==> flow/design.v <==
module mux2 #(parameter n = 16) (Out, InA, InB, Select);
	input 	[n-1:0]	InA, InB;
	input			Select;
	output 	[n-1:0]	Out;
	assign Out = Select ? InB : InA;
endmodule
module add(Out, InA, InB);
	input 		[4:0] InA, InB;
	output reg	[4:0] Out;
	always @(*) begin
		Out = InA + InB;
	end
endmodule
module SignExtend(Out, In);
	input 	[4:0] 	In;
	output 	[15:0] 	Out;
	assign Out = In[4] ? {11'b11111111111, In}:{11'b00000000000, In};
endmodule
module ALU (Out, Zero, InA, InB, ALU_opcode);
	input signed		[15:0]	InA, InB;
	input				[2:0]	ALU_opcode;
	output reg signed	[15:0]	Out;
	output reg					Zero;
	always @(*) begin
		case (ALU_opcode)
			3'd0:	Out = InA + InB;
			3'd1:	Out = InA - InB;
			3'd2:	Out = InA & InB;
			3'd3:	Out = InA | InB;
			3'd4:	Out = InA ^ InB;
			3'd5:	Out = InA >> InB[2:0];
			3'd6:	Out = InA >>> InB[2:0];
			3'd7:	Out = InA << InB[2:0];
		endcase
		Zero = (Out == 16'd0) ? 1'b1 : 1'b0;
	end
endmodule
module PC(PC, In, RST, CLK);
	input		[4:0] 	In;
	input 				CLK, RST;
	output reg	[4:0] 	PC;
	always @(posedge CLK) begin
		if (RST)
			PC <= 5'd0;
		else
			PC <= In;
	end
endmodule
module RegFile(	ReadData1, 
				ReadData2,
				REG0,
				REG1,
				REG2,
				REG3,
				REG4,
				REG5,
				REG6,
				REG7,
				WriteData, 
				ReadWriteEn, 
				WriteAddress, 
				ReadAddress1, 
				ReadAddress2, 
				RST,
				CLK);
	input 			ReadWriteEn, RST, CLK;	
	input	[2:0] 	WriteAddress, ReadAddress1, ReadAddress2;
	input	[15:0] 	WriteData;
	output 	[15:0] 	ReadData1, ReadData2;
	output	[15:0] 	REG0, REG1, REG2, REG3, REG4, REG5, REG6, REG7;
	reg 	[15:0] array_reg [7:0];
	reg 	[15:0] reg1, reg2;
	integer i;
	always @(posedge CLK) begin
		if (RST) begin
			for (i=0; i<8; i=i+1)
				array_reg[i] <= 16'd0;
		end
		else if(ReadWriteEn) begin
			if (WriteAddress != 3'd0)
				array_reg[WriteAddress] <= WriteData;	
		end
	end
	always @(*) begin 
			reg1 = array_reg[ReadAddress1];
			reg2 = array_reg[ReadAddress2];
	end	
	assign REG0 = array_reg[0];
	assign REG1 = array_reg[1];
	assign REG2 = array_reg[2];
	assign REG3 = array_reg[3];
	assign REG4 = array_reg[4];
	assign REG5 = array_reg[5];
	assign REG6 = array_reg[6];
	assign REG7 = array_reg[7];
	assign ReadData1 = reg1;
	assign ReadData2 = reg2;
endmodule
module DMEM(ReadData, Address, WriteData, WriteEn, RST, CLK);
	input 				CLK, RST, WriteEn;
	input 		[15:0] 	Address, WriteData;
	output 	 	[15:0] 	ReadData;
	reg [15:0] array_reg [15:0];
	integer i;
	always @ (posedge CLK)begin
		if (RST) begin
			for (i=0; i<16; i=i+1)
				array_reg[i] <= 16'd0;
		end
		else if (WriteEn)
			array_reg[Address[3:0]] <= WriteData;
	end
	assign ReadData = array_reg[Address[3:0]];
endmodule
module Control(PCSrc, RegSrc, RegWrEn, ALUSrc, ALUopcode, DmemWrEn, WrSrc, INST, z);
	input				z;
	input		[4:0] 	INST;
	output reg	[2:0] 	ALUopcode;
	output reg 			PCSrc, RegSrc, RegWrEn, ALUSrc, DmemWrEn, WrSrc;
	always @(*) begin
		PCSrc = 1'b0;
		RegSrc = 1'b0;
		RegWrEn = 1'b0;
		ALUSrc = 1'b0;
		DmemWrEn = 1'b0;
		WrSrc = 1'b1;
		ALUopcode = 3'd0;
		if(INST[4] == 1'b0) begin		 
			PCSrc = 1'b0;
			RegSrc = 1'b1;
			RegWrEn = 1'b1;
			ALUSrc = 1'b0; 				
			DmemWrEn = 1'b0;
			WrSrc = 1'b1;
			if(INST[3:0] == 4'b0010) ALUopcode = 3'd0; 	 
			if(INST[3:0] == 4'b0011) ALUopcode = 3'd1;	 
			if(INST[3:0] == 4'b0100) ALUopcode = 3'd2;	 
			if(INST[3:0] == 4'b0101) ALUopcode = 3'd3;	 
			if(INST[3:0] == 4'b0110) ALUopcode = 3'd4;	 
			if(INST[3:0] == 4'b1000) ALUopcode = 3'd5; 	 
			if(INST[3:0] == 4'b1001) ALUopcode = 3'd6;	 
			if(INST[3:0] == 4'b1010) ALUopcode = 3'd7;	 
		end
		else if(INST[4] == 1'd1) begin
			if(INST[3] == 1'b0) begin 			 
				PCSrc = 1'b0;
				RegSrc = 1'b1;
				RegWrEn = 1'b1;
				ALUSrc = 1'b1;
				DmemWrEn = 1'b0;
				WrSrc = 1'b1;
				if(INST[2:0] == 3'b010) ALUopcode = 3'd0; 	 
				if(INST[2:0] == 3'b100) ALUopcode = 3'd2;	 
				if(INST[2:0] == 3'b101) ALUopcode = 3'd3;	 
				if(INST[2:0] == 3'b110) ALUopcode = 3'd4;	 
			end
			else if (INST[3] == 1'b1) begin
				if (INST[3:0] == 4'b1100) begin     
					PCSrc = 1'b0;
					RegSrc = 1'b0;
					RegWrEn = 1'b1;
					ALUSrc = 1'b1;
					DmemWrEn = 1'b0;
					WrSrc = 1'b0;
					ALUopcode = 3'd0; 	 
				end
				else if (INST[3:0] == 4'b1101) begin     
					PCSrc = 1'b0;
					RegSrc = 1'b0;
					RegWrEn = 1'b0;
					ALUSrc = 1'b1;
					DmemWrEn = 1'b1;
					WrSrc = 1'b0;
					ALUopcode = 3'd0; 	 
				end
				else if (INST[3:0] == 4'b1110) begin     
					RegSrc = 1'b0;
					RegWrEn = 1'b0;
					ALUSrc = 1'b0;
					DmemWrEn = 1'b0;
					WrSrc = 1'b1;
					ALUopcode = 3'd1; 	 
					if(z == 1'b1)
						PCSrc = 1'b1;
					else	
						PCSrc = 1'b0;
				end
				else if (INST[3:0] == 4'b1111) begin     
					RegSrc = 1'b0;
					RegWrEn = 1'b0;
					ALUSrc = 1'b0;
					DmemWrEn = 1'b0;
					WrSrc = 1'b1;
					ALUopcode = 3'd1; 	 
					if(z == 1'b1)
						PCSrc = 1'b0;
					else	
						PCSrc = 1'b1;
				end
			end
		end
	end
endmodule
module Datapath (CLK, RST, INSTR, PCSrc, RegSrc, RegWrEn, ALUSrc, ALUopcode, DmemWrEn, WrSrc, INST, Zero, PC,
				REG0, REG1, REG2, REG3, REG4, REG5, REG6, REG7, ALU_result, outDMEM, ALU_A, ALU_B
				);
	input			CLK, RST, PCSrc, RegSrc, RegWrEn, ALUSrc, DmemWrEn, WrSrc;
	input 	[2:0]	ALUopcode;
	input	[15:0]	INSTR;
	output	[5:0]	PC;
	output 	[15:0]	REG0, REG1, REG2, REG3, REG4, REG5, REG6, REG7;
	output	[15:0]	ALU_result, outDMEM;
	output	[4:0]	INST;
	output			Zero;
	output	[15:0]	ALU_A, ALU_B;
	wire	[15:0]	instruction;
	wire 	[4:0]	PCout;
	wire	[4:0]	pc0, pc1, muxPC;
	wire	[2:0]	muxRegFile;
	wire	[15:0]	A, B;
	wire	[15:0]	kq_signExtend, muxALU;
	wire	[15:0]	outALU;
	wire	[15:0]	muxDataWr;
	mux2 #(.n(5)) inst0(.Select(PCSrc), .InA(pc0), .InB(pc1), .Out(muxPC));
	PC inst1(.CLK(CLK), .RST(RST), .In(muxPC), .PC(PCout));
	add inst2(.InA(5'd1), .InB(PCout), .Out(pc0));
	assign instruction = INSTR;	 
	add inst4(.InA(instruction[4:0]), .InB(PCout), .Out(pc1));
	assign PC = PCout << 1;
	assign INST = instruction[15:11];
	mux2 #(.n(3)) inst5(.Select(RegSrc), .InA(instruction[10:8]), .InB(instruction[4:2]), .Out(muxRegFile));
	RegFile inst6 (	.ReadData1(A), 
					.ReadData2(B),
					.REG0(REG0),
					.REG1(REG1),
					.REG2(REG2),
					.REG3(REG3),
					.REG4(REG4),
					.REG5(REG5),
					.REG6(REG6),
					.REG7(REG7),
					.WriteData(muxDataWr), 
					.ReadWriteEn(RegWrEn), 
					.WriteAddress(instruction[10:8]), 
					.ReadAddress1(instruction[7:5]), 
					.ReadAddress2(muxRegFile), 
					.RST(RST),
					.CLK(CLK));
	SignExtend inst7(.In(instruction[4:0]), .Out(kq_signExtend));
	mux2 #(.n(16)) inst8(.Select(ALUSrc), .InA(B), .InB(kq_signExtend), .Out(muxALU));
	ALU inst9(.InA(A), .InB(muxALU), .ALU_opcode(ALUopcode), .Out(outALU), .Zero(Zero));
	DMEM inst10(.ReadData(outDMEM), .Address(outALU), .WriteData(B), .WriteEn(DmemWrEn), .RST(RST), .CLK(CLK));
	mux2 #(.n(16)) inst11(.Select(WrSrc), .InA(outDMEM), .InB(outALU), .Out(muxDataWr));
	assign ALU_result = outALU;
	assign ALU_A = A;
	assign ALU_B = muxALU;
endmodule
module Lab4(CLK, RST, INSTR, PC, REG0, REG1, REG2, REG3, REG4, REG5, REG6, REG7, 
		inst_opcode, ALUopcode, ALU_result, Zero, outDMEM, ALU_A, ALU_B);
	input	CLK, RST;
	input		[15:0]	INSTR;
	output 		[5:0]	PC;
	output 		[15:0]	REG0, REG1, REG2, REG3, REG4, REG5, REG6, REG7;
	output 		[4:0]	inst_opcode;
	output 		[2:0]	ALUopcode;
	output 		[15:0]	ALU_result, outDMEM, ALU_A, ALU_B;
	output				Zero;
	wire 				PCSrc, RegSrc, RegWrEn, ALUSrc, DmemWrEn, WrSrc;
	Control c(.PCSrc(PCSrc), .RegSrc(RegSrc), 
			.RegWrEn(RegWrEn), .ALUSrc(ALUSrc), 
			.ALUopcode(ALUopcode), 
			.DmemWrEn(DmemWrEn), .WrSrc(WrSrc), 
			.INST(inst_opcode), .z(Zero));
	Datapath d(	.CLK(CLK), .RST(RST), .INSTR(INSTR), .PCSrc(PCSrc), .RegSrc(RegSrc), 
				.RegWrEn(RegWrEn), .ALUSrc(ALUSrc), 
				.ALUopcode(ALUopcode), .DmemWrEn(DmemWrEn), 
				.WrSrc(WrSrc), .INST(inst_opcode), .Zero(Zero), .PC(PC),
				.REG0(REG0), .REG1(REG1), .REG2(REG2), .REG3(REG3), 
				.REG4(REG4), .REG5(REG5), .REG6(REG6), .REG7(REG7), .ALU_result(ALU_result),
				.outDMEM(outDMEM), .ALU_A(ALU_A), .ALU_B(ALU_B)
				);
endmodule
==> From RTL to reports: Lab4 <==
What the tools print for Lab4, step after step.
Line numbers count from 1 in the design file above.
Operators: Yosys type, input widths -> output width; for muxes data width and select width s.
{ "design": {"top": "Lab4", "clock": "CLK", "cell_library": "sky130hd", "lib_corner": "tt_025C_1v80"} }

==> Word-level counts <==
Yosys after proc, flatten, opt, wreduce and memory -nomap, before mapping. Enables and synchronous resets that opt folds into registers are not counted as muxes. Memory bits, and registers merged into a memory's read port (data or address), are not among the register bits. Print and check cells are not counted. Equal cells are merged and count once.
Memory sizes are those after Yosys's memory passes, which may raise the word count (mostly to a power of two), join words into wider ones and drop unused or constant bits.
{ "classes": {"add_sub_neg": 4, "equal": 21, "n_shift": 3, "muxes": 63, "n_logic": 3, "n_reduce_logical": 3} }
{ "op_table": {"columns": ["cell", "count"], "rows": [
  ["$pmux 16 s8", 1],
  ["$mux 16", 8],
  ["$mux 3", 14],
  ["$mux 1", 33],
  ["$eq 4x4->1 const B", 7],
  ["$eq 3x3->1 const B", 7],
  ["$add 16x16->16", 1],
  ["$sub 16x16->16", 1],
  ["$and 16x16->16", 1],
  ["$or 16x16->16", 1],
  ["$xor 16x16->16", 1],
  ["$shl 16x3->16", 1],
  ["$shr 16x3->16", 1],
  ["$sshr 16x3->16", 1],
  ["$logic_not 16->1", 1],
  ["$eq 4x3->1 const B", 3],
  ["$mux 4", 2],
  ["$mux 2", 4],
  ["$eq 3x2->1 const B", 2],
  ["$add 1x5->5 const A", 1],
  ["$add 5x5->5", 1],
  ["$mux 5", 1],
  ["$eq 4x2->1 const B", 1],
  ["$eq 3x1->1 const B", 1],
  ["$logic_not 3->1", 1],
  ["$reduce_bool 3->1", 1]
]} }
{ "word_totals": {"register_bits": 5, "mem_bits_rw": 384, "mem_count": 2, "input_bits": 18, "out_inout_bits": 207, "elab_cells": 100} }
{ "memory_table": {"columns": ["name", "words", "word_bits", "line_no", "rtl"], "rows": [
  ["d.inst10.array_reg", 16, 16, 103, "reg [15:0] array_reg [15:0];"],
  ["d.inst6.array_reg", 8, 16, 71, "reg [15:0] array_reg [7:0];"]
]} }

==> Longest topological paths <==
Yosys ltp: most cells in a row. Word level: on the elaborated netlist, between registers, memories and ports. Mapped: between sequential cells and ports; inverters and the memories' decode and read muxes count.
{ "depth": {"word_depth": 21, "ABC_AREA": 0, "mapped_depth": 39, "ltp_nobuf": 33} }

==> Synthesis result <==
Source: synth_stat.txt of the flow (Yosys; design flattened, memories mapped). It holds for the ABC_AREA given above (unset counts as 0); a run with the other value may have another netlist.
Totals and module areas in this step are rounded.
{ "by_type": {"columns": ["cell", "count", "area_total_um2"], "rows": [
  ["sky130_fd_sc_hd__edfxtp_1", 384, 1.15E+04],
  ["sky130_fd_sc_hd__nor2_1", 442, 1.66E+03],
  ["sky130_fd_sc_hd__mux2i_1", 161, 1.61E+03],
  ["sky130_fd_sc_hd__mux4_2", 41, 923.386],
  ["sky130_fd_sc_hd__ha_1", 53, 663.136],
  ["sky130_fd_sc_hd__nand2_1", 167, 626.851],
  ["sky130_fd_sc_hd__o21ai_0", 75, 375.36],
  ["sky130_fd_sc_hd__nand3_1", 74, 370.355],
  ["sky130_fd_sc_hd__a21oi_1", 72, 360.346],
  ["sky130_fd_sc_hd__clkbuf_1", 90, 337.824],
  ["sky130_fd_sc_hd__mux2_2", 26, 292.781],
  ["sky130_fd_sc_hd__buf_2", 45, 225.216],
  ["sky130_fd_sc_hd__o211ai_1", 26, 195.187],
  ["sky130_fd_sc_hd__xnor2_1", 22, 192.685],
  ["sky130_fd_sc_hd__and3_1", 30, 187.68],
  ["sky130_fd_sc_hd__nor3_1", 36, 180.173],
  ["sky130_fd_sc_hd__nand2b_1", 28, 175.168],
  ["sky130_fd_sc_hd__inv_1", 46, 172.666]
]} }
Not listed: further types 79, cells in them 362.
{ "synth_totals": {"cells": 2180, "mapped_area_um2": 23200, "seqArea_um2": 11600, "ff_cells": 389, "n_buf": 171} }
The figures by module come from a second, unflattened synthesis with its own total; it is not the netlist above.
{ "hier_totals": {"hier_cells": 1761, "area_unflattened_um2": 23300} }
Rows give one instance, submodules left out.
{ "modules": {"columns": ["mod", "n_inst", "n_cells", "area_um2", "mod_seq_area_um2"], "rows": [
  ["DMEM", 1, 724, 11600, 7690],
  ["RegFile", 1, 411, 6810, 3840],
  ["ALU", 1, 485, 3520, 0.0],
  ["mux2 (n=16)", 2, 18, 249, 0.0],
  ["add", 2, 19, 159, 0.0],
  ["Control", 1, 25, 174, 0.0],
  ["PC", 1, 10, 131, 100],
  ["SignExtend", 1, 16, 120, 0.0],
  ["mux2 (n=5)", 1, 5, 56.3, 0.0],
  ["Datapath", 1, 8, 52.6, 0.0],
  ["mux2 (n=3)", 1, 3, 33.8, 0.0],
  ["Lab4", 1, 0, 0.0, 0.0]
]} }

==> Worst setup path after synthesis <==
OpenSTA on the mapped netlist: ideal clock, no wires. The path of least setup slack (recovery checks aside). Input and output delay are each 20% of the period. Register names are those of the netlist, which keeps one name where synthesis merged equal registers.
{ "synth_timing": {"path_kind": "input-to-output", "startpoint": "in INSTR[14]", "endpoint": "out Zero", "period_ns": 12.0, "in_delay_ns": 2.400, "output_delay_ns": 2.400, "t_first_pin_ns": 2.400, "arrival_time_ns": 7.384, "t_required_ns": 9.600, "setup_slack_ns": 2.216, "delay_ns": 4.984, "path_stages": 25, "n_path_buf": 6, "period_less_setup_slack_ns": 9.784} }
"delay_ns" is the arrival time less input delay plus setup time.
A path that ends at an output port has no setup time.
"path_stages" counts driving pins, that of a launching flip-flop among them; a cell with two outputs on the path counts twice.
"period_less_setup_slack_ns" = period - worst setup slack (recovery checks aside). The figure is calculated, with input and output delays left at 20% of the set period.
Between the ends stands the longest chain of elaborated cells between them, by number of cells; it is not shown to be the way that was timed. Of several equally long chains one is given.
A line is the first line of the expression or statement that the cell stems from. Yosys adds cells for indexed reads and writes and turns some case tables into memories.
{ "synth_via": {"path_cell_list": "sky130_fd_sc_hd__buf_6 > sky130_fd_sc_hd__and2_1 > sky130_fd_sc_hd__buf_6 > sky130_fd_sc_hd__o31a_4 > sky130_fd_sc_hd__o32ai_2 > sky130_fd_sc_hd__o31a_1 > sky130_fd_sc_hd__buf_2 > sky130_fd_sc_hd__buf_4 > sky130_fd_sc_hd__buf_4 > sky130_fd_sc_hd__buf_4 > sky130_fd_sc_hd__ha_1 > sky130_fd_sc_hd__a21oi_1 > sky130_fd_sc_hd__xnor2_1 > sky130_fd_sc_hd__ha_1 > sky130_fd_sc_hd__a21o_1 > sky130_fd_sc_hd__a21oi_1 > sky130_fd_sc_hd__nand2_1 > sky130_fd_sc_hd__a31oi_1 > sky130_fd_sc_hd__o21ai_0 > sky130_fd_sc_hd__xor2_1 > sky130_fd_sc_hd__a32oi_1 > sky130_fd_sc_hd__nand4b_1 > sky130_fd_sc_hd__nor4_1 > sky130_fd_sc_hd__nand3_1 > sky130_fd_sc_hd__a2111oi_0", "elab_chain_cells": 13, "cone_cells": 52, "cone_lines": 25, "classes_between": "add/sub (2); eq/ne (18); shift (3); mux (23); logic (3); reduce/logical (2); memory (1)"} }
{ "synth_rtl": {"columns": ["item", "line_no", "rtl"], "rows": [
  ["from (decl)", 261, "input [15:0] INSTR;"],
  ["$eq 4x2->1", 136, "if(INST[3:0] == 4'b0011) ALUopcode = 3'd1;"],
  ["$mux 1", 136, null],
  ["$mux 2", 137, "if(INST[3:0] == 4'b0100) ALUopcode = 3'd2;"],
  ["$mux 2", 138, "if(INST[3:0] == 4'b0101) ALUopcode = 3'd3;"],
  ["$mux 3", 139, "if(INST[3:0] == 4'b0110) ALUopcode = 3'd4;"],
  ["$mux 3", 140, "if(INST[3:0] == 4'b1000) ALUopcode = 3'd5;"],
  ["$mux 3", 141, "if(INST[3:0] == 4'b1001) ALUopcode = 3'd6;"],
  ["$mux 3", 142, "if(INST[3:0] == 4'b1010) ALUopcode = 3'd7;"],
  ["$mux 3", 128, "if(INST[4] == 1'b0) begin"],
  ["$eq 3x3->1", 25, "case (ALU_opcode)"],
  ["$pmux 16 s8", 25, null],
  ["$logic_not 16->1", 35, "Zero = (Out == 16'd0) ? 1'b1 : 1'b0;"],
  ["$mux 1", 35, null],
  ["to (decl)", 267, "output Zero;"]
]} }
Some nets on the timed path still bear RTL names; the line given drives or declares the net.
{ "synth_nets": {"columns": ["signal", "line_no"], "rows": [
  ["ALU_result[10]", 25]
]} }

==> Timing after layout <==
From the final timing report of run A: the path of least setup slack in the routed layout; clock arrival at registers is part of the times.
{ "layout_timing": {"path_kind": "input-to-output", "startpoint": "in INSTR[14]", "endpoint": "out Zero", "period_ns": 7.41, "in_delay_ns": 1.48, "output_delay_ns": 1.48, "t_first_pin_ns": 1.48, "arrival_time_ns": 6.55, "t_required_ns": 5.93, "setup_slack_ns": -0.62, "path_stages": 19, "n_path_buf": 4} }
Between the ends stands the longest chain of elaborated cells between them, by number of cells; it is not shown to be the way that was timed. Of several equally long chains one is given.
{ "layout_via": {"path_cell_list": "sky130_fd_sc_hd__dlygate4sd2_1 > sky130_fd_sc_hd__buf_6 > sky130_fd_sc_hd__a21bo_2 > sky130_fd_sc_hd__and2_4 > sky130_fd_sc_hd__buf_4 > sky130_fd_sc_hd__mux2_2 > sky130_fd_sc_hd__o22ai_1 > sky130_fd_sc_hd__a221o_1 > sky130_fd_sc_hd__o21ai_0 > sky130_fd_sc_hd__xnor2_1 > sky130_fd_sc_hd__ha_1 > sky130_fd_sc_hd__o21ai_0 > sky130_fd_sc_hd__nor2_1 > sky130_fd_sc_hd__xor2_1 > sky130_fd_sc_hd__o32a_1 > sky130_fd_sc_hd__nor4_2 > sky130_fd_sc_hd__nand3_1 > sky130_fd_sc_hd__a2111oi_4 > sky130_fd_sc_hd__clkdlybuf4s15_2", "elab_chain_cells": 13, "cone_cells": 52, "cone_lines": 25, "classes_between": "add/sub (2); eq/ne (18); shift (3); mux (23); logic (3); reduce/logical (2); memory (1)"} }
{ "layout_rtl": {"columns": ["item", "line_no", "rtl"], "rows": [
  ["from (decl)", 261, "input [15:0] INSTR;"],
  ["$eq 4x2->1", 136, "if(INST[3:0] == 4'b0011) ALUopcode = 3'd1;"],
  ["$mux 1", 136, null],
  ["$mux 2", 137, "if(INST[3:0] == 4'b0100) ALUopcode = 3'd2;"],
  ["$mux 2", 138, "if(INST[3:0] == 4'b0101) ALUopcode = 3'd3;"],
  ["$mux 3", 139, "if(INST[3:0] == 4'b0110) ALUopcode = 3'd4;"],
  ["$mux 3", 140, "if(INST[3:0] == 4'b1000) ALUopcode = 3'd5;"],
  ["$mux 3", 141, "if(INST[3:0] == 4'b1001) ALUopcode = 3'd6;"],
  ["$mux 3", 142, "if(INST[3:0] == 4'b1010) ALUopcode = 3'd7;"],
  ["$mux 3", 128, "if(INST[4] == 1'b0) begin"],
  ["$eq 3x3->1", 25, "case (ALU_opcode)"],
  ["$pmux 16 s8", 25, null],
  ["$logic_not 16->1", 35, "Zero = (Out == 16'd0) ? 1'b1 : 1'b0;"],
  ["$mux 1", 35, null],
  ["to (decl)", 267, "output Zero;"]
]} }

==> runs of Lab4 <==
Stored flow runs of Lab4 (5 of them; Yosys, OpenROAD, sky130hd). They differ in their settings and are not a sequence. Constraints: input delay and output delay 20% of the set period each, output load 0.01 pF.
"timing.achieved_period_ns" = clock period - worst setup slack. The figure is calculated, with input and output delays left at 20% of the set period.
By "worst_path_ns" is meant the share of the clock period that the worst setup path is allowed (20% is reserved at inputs, 20% at outputs), minus its slack. Clock arrival times at its registers enter into it.
By "total_power_uw" is meant OpenSTA's value without simulated activity: inputs other than the clock are taken to toggle once in ten clock periods, and the tool carries that through the logic.
The results are shown rounded.
[
  {
    "run": "run A",
    "settings": { "CELL_PAD_IN_SITES_DETAIL_PLACEMENT": 0, "CELL_PAD_IN_SITES_GLOBAL_PLACEMENT": 1, "CORE_UTILIZATION": 64, "GPL_TIMING_DRIVEN": 1, "PLACE_DENSITY_LB_ADDON": 0.18, "SETUP_SLACK_MARGIN": -0.58, "SLEW_MARGIN": 40, "TNS_END_PERCENT": 50, "period_ns": 7.41, "CAP_MARGIN": 20, "CORE_MARGIN": 2 },
    "results": { "finalUtil_frac": 0.863, "layout_stdcell_area_um2": 30800, "timing.hold.ws_ns": 0.656, "timing.achieved_period_ns": 8.034, "dieArea_um2": 37800, "worst_path_ns": 5.07, "worst_path_kind": "input-to-output", "total_power_uw": 9050, "post_synth_area_um2": 23200, "tns_ns": -9.86, "fin_ws_ns": -0.624 }
  },
  {
    "run": "run B",
    "settings": { "CELL_PAD_IN_SITES_GLOBAL_PLACEMENT": 2, "PLACE_DENSITY": 0.84, "period_ns": 12.0, "CAP_MARGIN": 20, "CORE_MARGIN": 2, "CORE_UTILIZATION": 40, "SLEW_MARGIN": 20 },
    "results": { "total_power_uw": 4910, "dieArea_um2": 59900, "tns_ns": 0.000, "timing.achieved_period_ns": 11.620, "timing.hold.ws_ns": 0.643, "finalUtil_frac": 0.481, "fin_ws_ns": 0.380, "worst_path_ns": 6.82, "worst_path_kind": "input-to-output", "post_synth_area_um2": 23200, "layout_stdcell_area_um2": 27700 }
  },
  {
    "run": "run C",
    "settings": { "CORE_UTILIZATION": 40, "PLACE_DENSITY": 0.6, "period_ns": 12.0, "CAP_MARGIN": 20, "CORE_MARGIN": 2, "SLEW_MARGIN": 20 },
    "results": { "finalUtil_frac": 0.481, "post_synth_area_um2": 23200, "total_power_uw": 4870, "dieArea_um2": 59900, "tns_ns": 0.000, "timing.hold.ws_ns": 0.604, "fin_ws_ns": 0.506, "worst_path_ns": 6.69, "worst_path_kind": "input-to-output", "timing.achieved_period_ns": 11.494, "layout_stdcell_area_um2": 27600 }
  },
  {
    "run": "run D",
    "settings": { "CORE_UTILIZATION": 40, "PLACE_DENSITY": 0.6, "SETUP_SLACK_MARGIN": -0.16, "period_ns": 11.7, "CAP_MARGIN": 20, "CORE_MARGIN": 2, "SLEW_MARGIN": 20 },
    "results": { "timing.hold.ws_ns": 0.607, "worst_path_ns": 6.89, "worst_path_kind": "input-to-output", "dieArea_um2": 59900, "post_synth_area_um2": 23200, "finalUtil_frac": 0.483, "fin_ws_ns": 0.130, "tns_ns": 0.000, "timing.achieved_period_ns": 11.570, "total_power_uw": 5030, "layout_stdcell_area_um2": 27700 }
  },
  {
    "run": "run E",
    "settings": { "CELL_PAD_IN_SITES_GLOBAL_PLACEMENT": 2, "HOLD_SLACK_MARGIN": 0.07, "MAX_ROUTING_LAYER": "met5", "PLACE_DENSITY": 0.84, "SETUP_SLACK_MARGIN": 0.03, "period_ns": 12.0, "CAP_MARGIN": 20, "CORE_MARGIN": 2, "CORE_UTILIZATION": 40, "SLEW_MARGIN": 20 },
    "results": { "total_power_uw": 4910, "worst_path_ns": 6.80, "worst_path_kind": "input-to-output", "timing.hold.ws_ns": 0.642, "timing.achieved_period_ns": 11.603, "post_synth_area_um2": 23200, "tns_ns": 0.000, "dieArea_um2": 59900, "layout_stdcell_area_um2": 27700, "fin_ws_ns": 0.397, "finalUtil_frac": 0.482 }
  }
]
